==> flow/design.v <==
`timescale 1ns / 1ps
module Contador_Comparador(
	input	clk, rst,
	input enable,
	output reg iguales	
	);
reg [25:0] CuentaCada20ns;
always @ (posedge rst or posedge clk) 
	begin
	  if (rst) CuentaCada20ns <= 0;  
	  else if (iguales) CuentaCada20ns <= 0;
			else if (enable) CuentaCada20ns <= CuentaCada20ns +1;
			else CuentaCada20ns <= CuentaCada20ns;
	end
always @(CuentaCada20ns)
	begin
		if (CuentaCada20ns == 5_000) 
			iguales = 'b1; 
		else iguales = 0;
end
endmodule
`timescale 1ns / 1ps
module Debouncer(
    input Clock,
    input Reset,
    input Switch,
    output reg One_Shot,
	 output reg Sw_Clean
    );
	 parameter [2:0] Ini  = 'b000;
	 parameter [2:0] Shot = 'b001;
	 parameter [2:0] Off1 = 'b011;
	 parameter [2:0] Sw_1 = 'b010;
	 parameter [2:0] Off2 = 'b110;
	 wire Delay_End;
	 reg [2:0] Status;
	 always @ (posedge Reset, posedge Clock)
		begin
			if (Reset)
				Status <= Ini;
			else
				case (Status)
					Ini: if (Switch)
						Status <= Shot;
					else
						Status <= Ini; 
					Shot: Status <= Off1;
					Off1: if (Delay_End)
						Status <= Sw_1;
					else
						Status <= Off1;
					Sw_1: if (~Switch)
						Status <= Off2;
					else
						Status <= Sw_1;
					Off2: if (Delay_End)
						Status <= Ini;
					else
						Status <= Off2;
					default: Status <= Ini;
				endcase
		end
	always @ (Status)
		begin
			case (Status)
				Ini:  begin One_Shot = 'b0; Sw_Clean = 'b0; end
				Shot: begin One_Shot = 'b1; Sw_Clean = 'b0; end
				Off1: begin One_Shot = 'b0; Sw_Clean = 'b1; end
				Sw_1: begin One_Shot = 'b0; Sw_Clean = 'b0; end
				Off2: begin One_Shot = 'b0; Sw_Clean = 'b1; end
				default: begin One_Shot = 'b0; Sw_Clean = 'b0; end
			endcase
		end
	Contador_Comparador CC(.clk(Clock), .rst(Reset), .enable(Switch), .iguales(Delay_End));
endmodule
`timescale 1ns / 1ps
module MaquinaEstados(
	input A,
	input B,
	input clk,
	input reset,
	output reg inc,
	output reg dec
);
parameter espera = 'b0000;
parameter a_0    = 'b0001; 
parameter a_1    = 'b0010; 
parameter b_0    = 'b0011; 
parameter b_1    = 'b0100; 
reg [2:0] estado;
always @ (posedge clk, posedge reset)
begin
	if(reset)
		estado <= 0;
	else
	begin
		case(estado)
		espera:
		begin
			if(A == 1 && B == 0) estado <= a_0;
			else if(B == 1 && A == 0) estado <= b_0;
		end
		a_0:
		begin
			if(B)	estado <= a_1;
		end
		b_0:
		begin
			if(A) estado <= b_1;
		end
		a_1:
		begin
			estado <= espera;
		end
		b_1:
		begin
			estado <= espera;
		end
		default:	estado <= espera;
		endcase
	end
end
always @ (estado)
begin
	case(estado)
	espera:
	begin
		inc = 0;
		dec = 0;
	end
	a_0:
	begin
		inc = 0;
		dec = 0;
	end
	b_0:
	begin
		inc = 0;
		dec = 0;
	end
	a_1:
	begin
		inc = 1;
		dec = 0;
	end
	b_1:
	begin
		inc = 0;
		dec = 1;
	end
	default:
	begin
		inc = 0;
		dec = 0;
	end
	endcase
end
endmodule
`timescale 1ns / 1ps
module SumadorRotary #(parameter [11:0] resetValue = 12'd0)(
	input clk,
	input reset,
	input inc,
	input dec,
	output reg [15:0] result
    );
parameter increase = 15;
	always @ (posedge reset or posedge clk)
		begin
		if(reset) result <= resetValue;
		else if(inc)
		begin
			result <= result+increase;
		end
		else if(dec)
		begin
				result <= result-increase;
		end
		end
endmodule
`timescale 1ns / 1ps
module RotaryEncoders #(parameter [11:0] resetValue = 12'd0)(
	input clk,
	input reset,
	input LeftA,
	input LeftB,
	input RightA,
	input RightB,
	output [15:0] result,
	output [15:0] result2,
	output moved		 
    );
	 wire LeftA_shot;
	 wire LeftB_shot;
	 wire RightA_shot;
	 wire RightB_shot;
	 wire increase;
	 wire decrease;
	 wire [15:0] res;
	 wire increase2;
	 wire decrease2;
	 wire [15:0] res2;
	 Debouncer deb1(.Clock(clk), .Reset(reset), .Switch(LeftA), .Sw_Clean(LeftA_shot));
	 Debouncer deb2(.Clock(clk), .Reset(reset), .Switch(LeftB), .Sw_Clean(LeftB_shot));
	 MaquinaEstados maquina1(.A(LeftA_shot), .B(LeftB_shot), .clk(clk), .reset(reset), .inc(increase), .dec(decrease));
	 SumadorRotary #(resetValue) sumador(.clk(clk), .reset(reset), .inc(increase), .dec(decrease), .result(res));
	 Debouncer deb4(.Clock(clk), .Reset(reset), .Switch(RightA), .Sw_Clean(RightA_shot));
	 Debouncer deb3(.Clock(clk), .Reset(reset), .Switch(RightB), .Sw_Clean(RightB_shot));
	 MaquinaEstados maquina2(.A(RightA_shot), .B(RightB_shot), .clk(clk), .reset(reset), .inc(increase2), .dec(decrease2));
	 SumadorRotary #(resetValue) sumador2(.clk(clk), .reset(reset), .inc(increase2), .dec(decrease2), .result(res2));
	 assign result = res;
	 assign result2 = res2;
	 assign moved = increase | decrease | increase2 | decrease2;
endmodule
`timescale 1ns / 1ps
module clockdiv(
	input wire clk,		 
	input wire clr,		 
	output wire dclk,		 
	output wire segclk	 
	);
reg [16:0] q;
always @(posedge clk or posedge clr)
begin
	if (clr == 1)
		q <= 0;
	else
		q <= q + 1;
end
assign segclk = q[16];
assign dclk = q[0];
endmodule
`timescale 1ns / 1ps
module vga640x480(
	input wire clk,			      
	input wire pix_en,		      
	input wire moved,		      
	input wire clr,	           
	input [15:0] posx,
	input [15:0] posy,
	input [15:0] posx2,
	input [15:0] posy2,
	output wire hsync,		  
	output wire vsync,		 
	output reg[2:0] red,	      
	output reg[2:0] green,    
	output reg[1:0] blue,	    
	output [3:0] score1,
	output [3:0] score2
	);
parameter cursor_width  = 20;
parameter cursor_height = 20;
parameter ball_size = 10;
reg [15:0] ball_x;
reg [15:0] ball_y;
localparam [6:0] cursor_size_player1 = 20;
localparam [6:0] cursor_size_player2 = 20;
reg [3:0] player1_score;
reg [3:0] player2_score;
reg [7:0] player1_color;
reg [7:0] player2_color;
parameter hpixels  = 800;        
parameter vlines   = 521;       
parameter hpulse   = 96; 	    
parameter vpulse   = 2; 	   
parameter hbp      = 144; 	  
parameter hfp      = 784; 	 
parameter vbp      = 31;   
parameter vfp      = 511; 
reg [9:0] hc;
reg [9:0] vc;
always @(posedge clk or posedge clr)
begin
	if (clr == 1)
	begin
		hc <= 0;
		vc <= 0;
	end
	else if (pix_en)
	begin
		if (hc < hpixels - 1)
			hc <= hc + 1;
		else
		begin
			hc <= 0;
			if (vc < vlines - 1)
				vc <= vc + 1;
			else
				vc <= 0;
		end
	end
end
assign hsync = (hc < hpulse) ? 0:1;
assign vsync = (vc < vpulse) ? 0:1;
reg printH_player1;
reg printV_player1;
reg printH_ball;
reg printV_ball;
reg printH_player2;
reg printV_player2;
always @*
begin
	printV_player1 = (vc > vbp + posy && vc < vbp + posy + cursor_size_player1);
	printV_player2 = (vc > vbp + posy2 && vc < vbp + posy2 + cursor_size_player2);
	printV_ball    = (vc > vbp + ball_y && vc < vbp + ball_y + ball_size);
end
always @*
begin
	printH_player1 = (hc > hbp + posx && hc < hbp + posx + cursor_size_player1);
	printH_player2 = (hc > hbp + posx2 && hc < hbp + posx2 + cursor_size_player2);
	printH_ball    = (hc > hbp + ball_x && hc < hbp + ball_x + ball_size);
end
always @ (printH_player1, printV_player1, printH_player2, printV_player2, printH_ball, printV_ball, player1_color, player2_color)
begin
	if(printH_player1 && printV_player1 && printH_ball && printV_ball && printH_player2 && printV_player2)
	begin
		red = 3'b101;
		green = 3'b110;
		blue = 2'b01;
	end
	else if(printH_player1 && printV_player1)
	begin
		red = player1_color[7:5];
		green = player1_color[4:2];
		blue = player1_color[1:0];
	end
	else if(printH_player2 && printV_player2)
	begin
		red = player2_color[7:5];
		green = player2_color[4:2];
		blue = player2_color[1:0];
	end
	else if(printH_ball && printV_ball)
	begin
		red = 3'b001;
		green = 3'b111;
		blue = 2'b01;
	end
	else
	begin
		red = 3'b000;
		green = 3'b000;
		blue = 2'b00;
	end
end
reg [8:0] random;
always @(posedge clk or posedge clr)
begin
	if (clr == 1)
		random <= 0;
	else if (pix_en)
	begin
		if (random == 400)
			random <= 0;
		else
			random <= random + 1'b1;
	end
end
reg moved_q;
always @(posedge clk or posedge clr)
begin
	if (clr == 1)
	begin
		moved_q <= 0;
		ball_x <= 300;
		ball_y <= 300;
		player1_score <= 0;
		player2_score <= 0;
		player1_color <= 8'b11100110;
		player2_color <= 8'b00101011;
	end
	else
	begin
		moved_q <= moved;
		if (moved_q)
		begin
			if((ball_x >= posx && ball_x <= posx + cursor_size_player1) && (ball_y >= posy && ball_y <= posy + cursor_size_player1))
			begin
				ball_x <= random[8:0] ;
				ball_y <= random[8:0] ;
				player1_score <= player1_score + 1;
				player1_color <= player1_color+1;
			end
			else if((ball_x >= posx2 && ball_x <= posx2 + cursor_size_player2) && (ball_y >= posy2 && ball_y <= posy2 + cursor_size_player2))
			begin
				ball_x <= random[8:0] ;
				ball_y <= random[8:0] ;
				player2_score <= player2_score + 1;
				player2_color <= player2_color+1;
			end
		end
	end
end
assign score1 = player1_score;
assign score2 = player2_score;
endmodule
`timescale 1ns / 1ps
module nCounter #(parameter integer limit=2, parameter busSize = 4)(
    input clk, enable, rst,
    output reg [busSize-1:0] count,
	 output reg overflow
    );
	 always @ (posedge rst, posedge clk)
	 begin
		if(rst)
		begin
			count<='b0;
			overflow <= 0;
		end
		else
		begin
		overflow <= 0;
		if(count == limit)  
			begin
				count<='b0;
				overflow <= 1;
			end
		else if(enable)
			count<=count+'b1;
		end
	 end
endmodule
`timescale 1ns / 1ps
module Timer #(parameter busSize = 26, parameter binTime = 50_000_000)(
    input clk, enable, rst,
    output reg toggle
    );
	 reg [busSize-1:0] localCount;
	 reg [busSize-1:0] limit;
	always @ (posedge rst, posedge clk) 
	begin
		if (rst) begin localCount <= 0; limit <= binTime; end
		else if (toggle) localCount <= 0;
		else if (enable) localCount <= localCount +1;
	end
	always @ (limit, localCount) 
	begin
		if (localCount == limit) toggle = 'b1; 
		else toggle = 'b0;
	end
endmodule
`timescale 1ns / 1ps
module Mux4_4(
    input [3:0] numA,
	 input [3:0] numB,
	 input [3:0] numC,
	 input [3:0] numD,
    input [1:0] sw,
    output [3:0] out
    );
	 assign out = (sw[0] == 1) ? (sw[1] == 1 ? numD : numB) : (sw[1] == 1 ? numC : numA);
endmodule
`timescale 1ns / 1ps
module bin_to_hex(
    input w,
    input x,
    input y,
    input z,
    output [6:0] num
    );
		assign num[6]= (~w&~x&~y&z)| (~w&x&~y&~z)| (w&x&~y&z)| (w&~x&y&z);
		assign num[5]= (w&x&y&z)| (w&x&y&~z)| (w&x&~y&~z)| (w&~x&y&z)|(~w&x&y&~z)|(~w&x&~y&z);
		assign num[4]= (~w&~x&y&~z)| (w&x&~y&~z)| (w&x&y);
		assign num[3]= (x&y&z)| (~x&~y&z)| (w&~x&y&~z)| (~w&x&~y&~z);
		assign num[2]= (~w&z)| (~x&~y&z)| (~w&x&~y);
		assign num[1] = (~w&~x&~y&z)| (~w&~x&y&z)| (~w&~x&y&~z)| (~w&x&y&z)| (w&x&~y&z);
		assign num[0]= (~w&~x&~y)| (~w&x&y&z)| (w&x&~y&~z);
endmodule
`timescale 1ns / 1ps
module Display(
	 input clk,
	 input rst,
	 input [3:0]A, 
	 input [3:0]B, 
	 input [3:0]C, 
	 input [3:0]D,
    output [6:0] numOut,
    output [3:0] transistor
    );
	 wire tggl;
	 wire [1:0] switcher;
	 wire [3:0] currentNumber;
	 Timer #(22, 250_000) dispTimer(.clk(clk), .enable(1'b1), .rst(rst), .toggle(tggl));  
	 nCounter #(4, 2) switch(.clk(clk),.count(switcher), .enable(tggl), .rst(rst), .overflow());  
	 Mux4_4 numbers(.sw(switcher), .numA(D), .numB(C), .numC(B), .numD(A), .out(currentNumber));
	 Mux4_4 oneCold(.sw(switcher), .numA(4'b0111), .numB(4'b1011), .numC(4'b1101), .numD(4'b1110), .out(transistor));
	 bin_to_hex converter(.w(currentNumber[3]),.x(currentNumber[2]),.y(currentNumber[1]),.z(currentNumber[0]), .num(numOut));	 
endmodule
`timescale 1ns / 1ps
module SuperBallPickupMasterRotaryChampionDeluxe5(
	input LeftA,
	input LeftB,
	input RightA,
	input RightB,
	input LeftA2,
	input LeftB2,
	input RightA2,
	input RightB2,
	input wire clk,			 
	input wire reset,			 
	output wire [6:0] seg,	 
	output wire [3:0] an,	 
	output wire dp,			 
	output wire [2:0] red,	 
	output wire [2:0] green, 
	output wire [1:0] blue,	 
	output wire hsync,		 
	output wire vsync,			 
	output resetOut
	);
wire segclk;
wire dclk;
assign dp = 1;
wire [15:0] posx;
wire [15:0] posy;
wire [15:0] posx2;
wire [15:0] posy2;
wire moved1;
wire moved2;
RotaryEncoders #(12'd100) rot(.clk(clk),.reset(reset), .LeftA(LeftA),.LeftB(LeftB),.RightA(RightA),.RightB(RightB),.result(posx),.result2(posy),.moved(moved1));
RotaryEncoders #(12'd400) rot2(.clk(clk),.reset(reset), .LeftA(LeftA2),.LeftB(LeftB2),.RightA(RightA2),.RightB(RightB2),.result(posx2),.result2(posy2),.moved(moved2));
clockdiv U1(.clk(clk),.clr(reset),.segclk(segclk),.dclk(dclk));
wire [3:0] score1;
wire [3:0] score2;
vga640x480 U3(.clk(clk),.pix_en(~dclk),.moved(moved1 | moved2),.clr(reset),.hsync(hsync),.vsync(vsync), .posx(posx), .posy(posy),  .posx2(posx2), .posy2(posy2), .red(red),.green(green),.blue(blue),.score1(score1),.score2(score2));
Display outputDisp(.clk(clk),.rst(reset),.A(4'b0001),.B(score1),.C(4'b0010),.D(score2),.numOut(seg),.transistor(an));
assign resetOut = reset;
endmodule
Hand-over note for SuperBallPickupMasterRotaryChampionDeluxe5

From RTL to reports: SuperBallPickupMasterRotaryChampionDeluxe5
Tool output for the design above before and after an edit, in the order of the flow.
"orig" refers to lines of the RTL above, "edited" to lines of the edited file.
"diff": "edited" minus "orig" as printed here.
Cell names lack the library's common part.
{ "inputs": {"design": "SuperBallPickupMasterRotaryChampionDeluxe5", "clock_port": "clk", "cell_library": "sky130hd", "pvt_corner": "tt_025C_1v80"} }

Edit of the RTL
The edit as a unified diff against the file above.
A script made this edit. It changes what the design does and was not meant as an optimisation.
begin of diff
@@ -203,5 +203,6 @@
 	 Debouncer deb1(.Clock(clk), .Reset(reset), .Switch(LeftA), .Sw_Clean(LeftA_shot));
 	 Debouncer deb2(.Clock(clk), .Reset(reset), .Switch(LeftB), .Sw_Clean(LeftB_shot));
-	 MaquinaEstados maquina1(.A(LeftA_shot), .B(LeftB_shot), .clk(clk), .reset(reset), .inc(increase), .dec(decrease));
+	 assign increase = LeftA_shot;
+	 assign decrease = LeftA_shot;
 	 SumadorRotary #(resetValue) sumador(.clk(clk), .reset(reset), .inc(increase), .dec(decrease), .result(res));
 	 Debouncer deb4(.Clock(clk), .Reset(reset), .Switch(RightA), .Sw_Clean(RightA_shot));
end of diff

After elaboration
Source: Yosys, flattened and elaborated, memories not mapped. Widths are those after wreduce. Registers that Yosys merges into a memory's read port (data or address) are not register bits. Print and check cells do not count.
{ "word_totals": {"columns": ["element", "orig", "edited", "diff"], "rows": [
  ["in_bits", 10, 10, 0],
  ["wordCells", 447, 357, -90],
  ["out_inout_bits", 23, 23, 0],
  ["reg_bits", 419, 355, -64]
]} }
{ "classes": {"columns": ["element", "orig", "edited", "diff"], "rows": [
  ["add_sub_neg", 42, 38, -4],
  ["reduce_logical", 68, 52, -16],
  ["cmp", 24, 24, 0],
  ["mux", 135, 101, -34],
  ["bitwise", 72, 66, -6],
  ["equal", 70, 46, -24]
]} }
{ "ops": {"columns": ["op", "orig", "edited", "diff"], "rows": [
  ["1-bit two-way mux", 45, 33, -12],
  ["3-bit two-way mux", 40, 28, -12],
  ["3-bit by 2-bit equality test with 1-bit output (second input constant)", 24, 16, -8],
  ["1-bit logical AND", 27, 23, -4],
  ["26-bit two-way mux", 16, 12, -4],
  ["1-bit NOT", 15, 11, -4],
  ["2-bit nonzero test", 13, 9, -4],
  ["3-bit by 1-bit equality test with 1-bit output (second input constant)", 12, 8, -4],
  ["3-bit equality test (second input constant)", 12, 8, -4],
  ["3-bit logical NOT", 12, 8, -4],
  ["2-bit by 1-bit != test with 1-bit output (second input constant)", 8, 4, -4],
  ["1-bit bitwise OR", 28, 26, -2],
  ["16-bit two-way mux", 10, 8, -2],
  ["26-bit by 1-bit adder with 26-bit output (second input constant)", 8, 6, -2],
  ["26-bit by 13-bit equality test with 1-bit output (second input constant)", 8, 6, -2],
  ["3-bit case mux with 5-bit select", 8, 6, -2],
  ["2-bit OR reduction", 8, 6, -2],
  ["3-bit AND reduction", 5, 3, -2],
  ["3-bit != test (second input constant)", 4, 2, -2],
  ["3-bit case mux with 3-bit select", 4, 2, -2],
  ["16-bit by 4-bit subtractor with 16-bit output (second input constant)", 4, 2, -2],
  ["1-bit AND", 29, 29, 0],
  ["10-bit by 32-bit greater-than comparator with 1-bit output", 6, 6, 0],
  ["10-bit by 32-bit < comparator with 1-bit output", 6, 6, 0],
  ["16-bit by 4-bit adder with 16-bit output (second input constant)", 4, 4, 0],
  ["16-bit by 5-bit adder with 16-bit output (second input constant)", 4, 4, 0],
  ["32-bit by 5-bit adder with 32-bit output (second input constant)", 4, 4, 0],
  ["16-bit greater-or-equal comparator", 4, 4, 0]
]} }
The list need not be complete.

Longest topological paths
Yosys ltp: most cells in a row. Word level: on the elaborated netlist, between registers, memories and ports. Mapped: between sequential cells and ports; inverters and the memories' decode and read muxes count.
{ "depth": {"columns": ["element", "orig", "edited", "diff"], "rows": [
  ["word_depth", 10, 10, 0],
  ["ABC_AREA", "0", "0", null],
  ["depth_mapped", 19, 18, -1],
  ["ltp_nobuf", 18, 17, -1]
]} }

After synthesis
Source: synth_stat.txt of the flow (Yosys; design flattened, memories mapped). It holds for the ABC_AREA given above (unset counts as 0); a run with the other value may have another netlist.
{ "synth_totals": {"columns": ["element", "orig", "edited", "diff"], "rows": [
  ["ff_cells", 420, 348, -72],
  ["cells", 3086, 2672, -414],
  ["seq_area_mm2", 0.0105564, 0.0087496, -0.0018068],
  ["synth_area_mm2", 0.0285436, 0.0244722, -0.0040714],
  ["buf_cells", 78, 73, -5]
]} }
{ "types": {"columns": ["cell_type", "orig", "edited", "diff"], "rows": [
  ["dfrtp_1", 383, 315, -68],
  ["nand2_1", 260, 205, -55],
  ["o21ai_0", 149, 114, -35],
  ["ha_1", 296, 264, -32],
  ["xor2_1", 148, 116, -32],
  ["xnor2_1", 264, 240, -24],
  ["and3_1", 77, 53, -24],
  ["inv_1", 179, 157, -22],
  ["nand3_1", 134, 115, -19],
  ["clkbuf_1", 71, 54, -17],
  ["nor4_1", 54, 37, -17],
  ["nand4_1", 99, 83, -16],
  ["nor2_1", 247, 232, -15],
  ["mux2_2", 20, 5, -15],
  ["buf_2", 1, 15, 14],
  ["a21oi_1", 119, 108, -11],
  ["a22o_1", 23, 12, -11],
  ["a2111oi_0", 13, 4, -9]
]} }
The list need not be complete.
By module: a second synthesis without flattening, with its own total; a netlist apart from the flattened one above.
{ "hier_totals": {"columns": ["element", "orig", "edited", "diff"], "rows": [
  ["cells_unflattened", 3295, 2942, -353],
  ["hier_area_mm2", 0.0316303, 0.0277579, -0.0038724]
]} }
Rows give one instance, submodules left out.
{ "by_module_orig": {"columns": ["module", "cells", "instances", "area_mm2"], "rows": [
  ["vga640x480", 1320, 1, 0.0108291],
  ["Contador_Comparador", 122, 8, 0.001345],
  ["SumadorRotary (resetValue=100)", 147, 2, 0.00132],
  ["SumadorRotary (resetValue=400)", 147, 2, 0.00132],
  ["Debouncer", 14, 8, 0.0001852],
  ["Timer", 108, 1, 0.0011173],
  ["MaquinaEstados", 17, 4, 0.0002027],
  ["clockdiv", 63, 1, 0.0007645],
  ["bin_to_hex", 34, 1, 0.0002352],
  ["Mux4_4", 4, 2, 0.0001051],
  ["nCounter", 8, 1, 0.0000863],
  ["SuperBallPickupMasterRotaryChampionDeluxe5", 6, 1, 0.0000325],
  ["RotaryEncoders (resetValue=100)", 1, 1, 0.0000075],
  ["RotaryEncoders (resetValue=400)", 1, 1, 0.0000075],
  ["Display", 2, 1, 0.0000075]
]} }
{ "by_module_edited": {"columns": ["module", "cells", "instances", "area_mm2"], "rows": [
  ["vga640x480", 1273, 1, 0.010425],
  ["Contador_Comparador", 122, 6, 0.001345],
  ["SumadorRotary (resetValue=100)", 147, 2, 0.00132],
  ["SumadorRotary (resetValue=400)", 147, 2, 0.00132],
  ["Timer", 108, 1, 0.0011173],
  ["Debouncer", 14, 6, 0.0001852],
  ["clockdiv", 63, 1, 0.0007645],
  ["MaquinaEstados", 17, 2, 0.0002027],
  ["bin_to_hex", 34, 1, 0.0002352],
  ["Mux4_4", 4, 2, 0.0001051],
  ["nCounter", 8, 1, 0.0000863],
  ["SuperBallPickupMasterRotaryChampionDeluxe5", 6, 1, 0.0000325],
  ["Display", 2, 1, 0.0000075],
  ["RotaryEncoders (resetValue=100)", 1, 1, 0.0000063],
  ["RotaryEncoders (resetValue=400)", 1, 1, 0.0000063]
]} }

Path before layout
OpenSTA on the mapped netlist: ideal clock, no wires. The path of least setup slack (recovery checks aside). Input and output delay are each 20% of the period. Register names are those of the netlist, which keeps one name where synthesis merged equal registers.
{ "synth_timing": {"columns": ["element", "orig", "edited", "diff"], "rows": [
  ["path_kind", "in2out", "in2out", null],
  ["startpoint", "input port reset", "input port reset", null],
  ["endpoint", "output port resetOut", "output port resetOut", null],
  ["arrival_time_ps", 4119, 4119, 0],
  ["required_ps", 16000, 16000, 0],
  ["driving_pins", 1, 1, 0],
  ["n_path_buf", 1, 1, 0],
  ["path_delay_ps", 119, 119, 0],
  ["tclk_ps", 20000, 20000, 0],
  ["output_delay_ps", 4000, 4000, 0],
  ["slack_ps", 11881, 11881, 0],
  ["input_delay_ps", 4000, 4000, 0],
  ["period_less_setup_slack_ps", 8119, 8119, 0]
]} }
"path_delay_ps" is the arrival time less input delay plus setup time.
A path that ends at an output port has no setup time.
"driving_pins": output pins that drive a net of the path, with the launching flip-flop's if there is one; two outputs of one cell count as two.
"period_less_setup_slack_ps" = period - worst setup slack (recovery checks aside). The figure is calculated, with input and output delays left at 20% of the set period.
{ "synth_via_orig": {"path_cell_list": "buf_4", "elab_chain_cells": 0, "cone_cells": 0} }
{ "synth_rtl_orig": {"columns": ["element", "line_no", "rtl"], "rows": [
  ["start: declaration", 500, "input wire reset,"],
  ["end: declaration", 509, "output resetOut"]
]} }
{ "synth_via_edited": {"path_cell_list": "buf_4", "elab_chain_cells": 0, "cone_cells": 0} }
{ "synth_rtl_edited": {"columns": ["element", "line_no", "rtl"], "rows": [
  ["start: declaration", 501, "input wire reset,"],
  ["end: declaration", 510, "output resetOut"]
]} }

Timing after layout
Path of least setup slack in the final report of the runs of set A (OpenROAD, finished layout, wires in). Where an end is a register, its clock arrival counts in the times.
The report prints the path's times to 10 ps; the period is as set.
{ "layout_timing": {"columns": ["element", "orig", "edited", "diff"], "rows": [
  ["path_kind", "reg2out", "reg2out", null],
  ["startpoint", "register rot.sumador2.result[2]", "register rot2.sumador2.result[7]", null],
  ["endpoint", "output port green[0]", "output port green[1]", null],
  ["n_path_buf", 1, 1, 0],
  ["tclk_ps", 20000, 20000, 0],
  ["slack_ps", 9950, 10270, 320],
  ["driving_pins", 17, 14, -3],
  ["arrival_time_ps", 6050, 5730, -320],
  ["required_ps", 16000, 16000, 0],
  ["output_delay_ps", 4000, 4000, 0]
]} }
Between the ends stands the longest chain of elaborated cells between them, by number of cells; it is not shown to be the way that was timed. Of several equally long chains one is given.
A line is the first line of the expression or statement that the cell stems from. Yosys adds cells for indexed reads and writes and turns some case tables into memories.
At most two assigning lines are given for a register; there are more.
{ "layout_via_orig": {"path_cell_list": "dfstp_2 inv_1 ha_1 nand2b_1 a21oi_1 xnor2_1 ha_1 nand4_1 nor3_1 a2111oi_0 nand4_1 or4b_1 nor4_1 nand3_1 mux2_2 a211oi_1 clkdlybuf4s50_1", "elab_chain_cells": 10, "cone_cells": 12, "cone_classes": "add/sub: 2; compare: 2; mux: 2; reduce/logical: 6"} }
{ "layout_rtl_orig": {"columns": ["element", "line_no", "rtl"], "rows": [
  ["start: declaration", 165, "output reg [15:0] result"],
  ["start: assignment", 170, "if(reset) result <= resetValue;"],
  ["start: assignment", 173, "result <= result+increase;"],
  ["5-bit by 16-bit adder with 17-bit output", 303, "printV_player1 = (vc > vbp + posy && vc < vbp + posy + cursor_size_player1);"],
  ["32-bit by 5-bit adder with 32-bit output", 303, null],
  ["10-bit by 32-bit < comparator with 1-bit output", 303, null],
  ["1-bit logical AND", 303, null],
  ["1-bit logical AND (5 in a row)", 315, "if(printH_player1 && printV_player1 && printH_ball && printV_ball && printH_player2 && printV_player2)"],
  ["3-bit two-way mux", 315, null],
  ["end: declaration", 505, "output wire [2:0] green,"]
]} }
{ "layout_via_edited": {"path_cell_list": "dfstp_2 nand3_1 or3_2 xnor2_1 ha_1 and4_1 a31oi_1 nand4_1 nor4_1 nor4b_1 a211oi_1 nor3b_2 a221o_1 clkdlybuf4s50_1", "elab_chain_cells": 8, "cone_cells": 10, "cone_classes": "add/sub: 2; compare: 2; mux: 3; reduce/logical: 3"} }
{ "layout_rtl_edited": {"columns": ["element", "line_no", "rtl"], "rows": [
  ["start: declaration", 165, "output reg [15:0] result"],
  ["start: assignment", 170, "if(reset) result <= resetValue;"],
  ["start: assignment", 173, "result <= result+increase;"],
  ["5-bit by 16-bit adder with 17-bit output", 305, "printV_player2 = (vc > vbp + posy2 && vc < vbp + posy2 + cursor_size_player2);"],
  ["32-bit by 5-bit adder with 32-bit output", 305, null],
  ["10-bit by 32-bit < comparator with 1-bit output", 305, null],
  ["1-bit logical AND", 305, null],
  ["1-bit logical AND", 328, "else if(printH_player2 && printV_player2)"],
  ["3-bit two-way mux", 328, null],
  ["3-bit two-way mux", 322, "else if(printH_player1 && printV_player1)"],
  ["3-bit two-way mux", 316, "if(printH_player1 && printV_player1 && printH_ball && printV_ball && printH_player2 && printV_player2)"],
  ["end: declaration", 506, "output wire [2:0] green,"]
]} }

Measured runs
Runs of the flow (Yosys, OpenROAD) on both versions; the two runs of a pair have the same settings. The constraints put input and output delay at 20% of the set period each and load the outputs with 0.01 pF.
{ "flow_settings_set_A": {"period_ns": 20.0, "CAP_MARGIN": 20, "CORE_MARGIN": 2, "CORE_UTILIZATION": 40, "SLEW_MARGIN": 20} }
{ "measured_set_A": {"columns": ["element", "orig", "edited", "diff"], "rows": [
  ["holdWs_ps", 425, 430, 5],
  ["finish.utilization_frac", 0.449, 0.447, -0.002],
  ["achieved_period_ps", 10047, 9731, -316],
  ["final_stdcell_area_mm2", 0.0316353, 0.0270422, -0.0045931],
  ["die_mm2", 0.0735115, 0.0631743, -0.0103372],
  ["setup_tns_ps", 0, 0, 0],
  ["design_power_mw", 2.092, 1.744, -0.348],
  ["ws_setup_ps", 9953, 10269, 316],
  ["yosys.chip_area_mm2", 0.0285436, 0.0244722, -0.0040714]
]} }
{ "flow_settings_set_B": {"ABC_AREA": 1, "CELL_PAD_IN_SITES_GLOBAL_PLACEMENT": 3, "CORE_ASPECT_RATIO": 1.35, "CORE_MARGIN": 5, "CORE_UTILIZATION": 27, "HOLD_SLACK_MARGIN": 0.09, "MIN_ROUTING_LAYER": "met2", "PLACE_DENSITY_LB_ADDON": 0.12, "SETUP_SLACK_MARGIN": -0.6, "period_ns": 12.7, "CAP_MARGIN": 20, "SLEW_MARGIN": 20} }
{ "measured_set_B": {"columns": ["element", "orig", "edited", "diff"], "rows": [
  ["holdWs_ps", 433, 431, -2],
  ["finish.utilization_frac", 0.306, 0.306, 0.000],
  ["achieved_period_ps", 7582, 7904, 322],
  ["final_stdcell_area_mm2", 0.0348872, 0.0298036, -0.0050836],
  ["die_mm2", 0.121472, 0.104246, -0.017226],
  ["setup_tns_ps", 0, 0, 0],
  ["design_power_mw", 3.444, 2.944, -0.500],
  ["ws_setup_ps", 5118, 4796, -322],
  ["yosys.chip_area_mm2", 0.0309222, 0.0264116, -0.0045106]
]} }
"achieved_period_ps" means the clock period less the worst setup slack. The figure is calculated, with input and output delays left at 20% of the set period.
"design_power_mw" rests on the timing tool's default activity at the inputs, not on a simulated workload.

End of note.
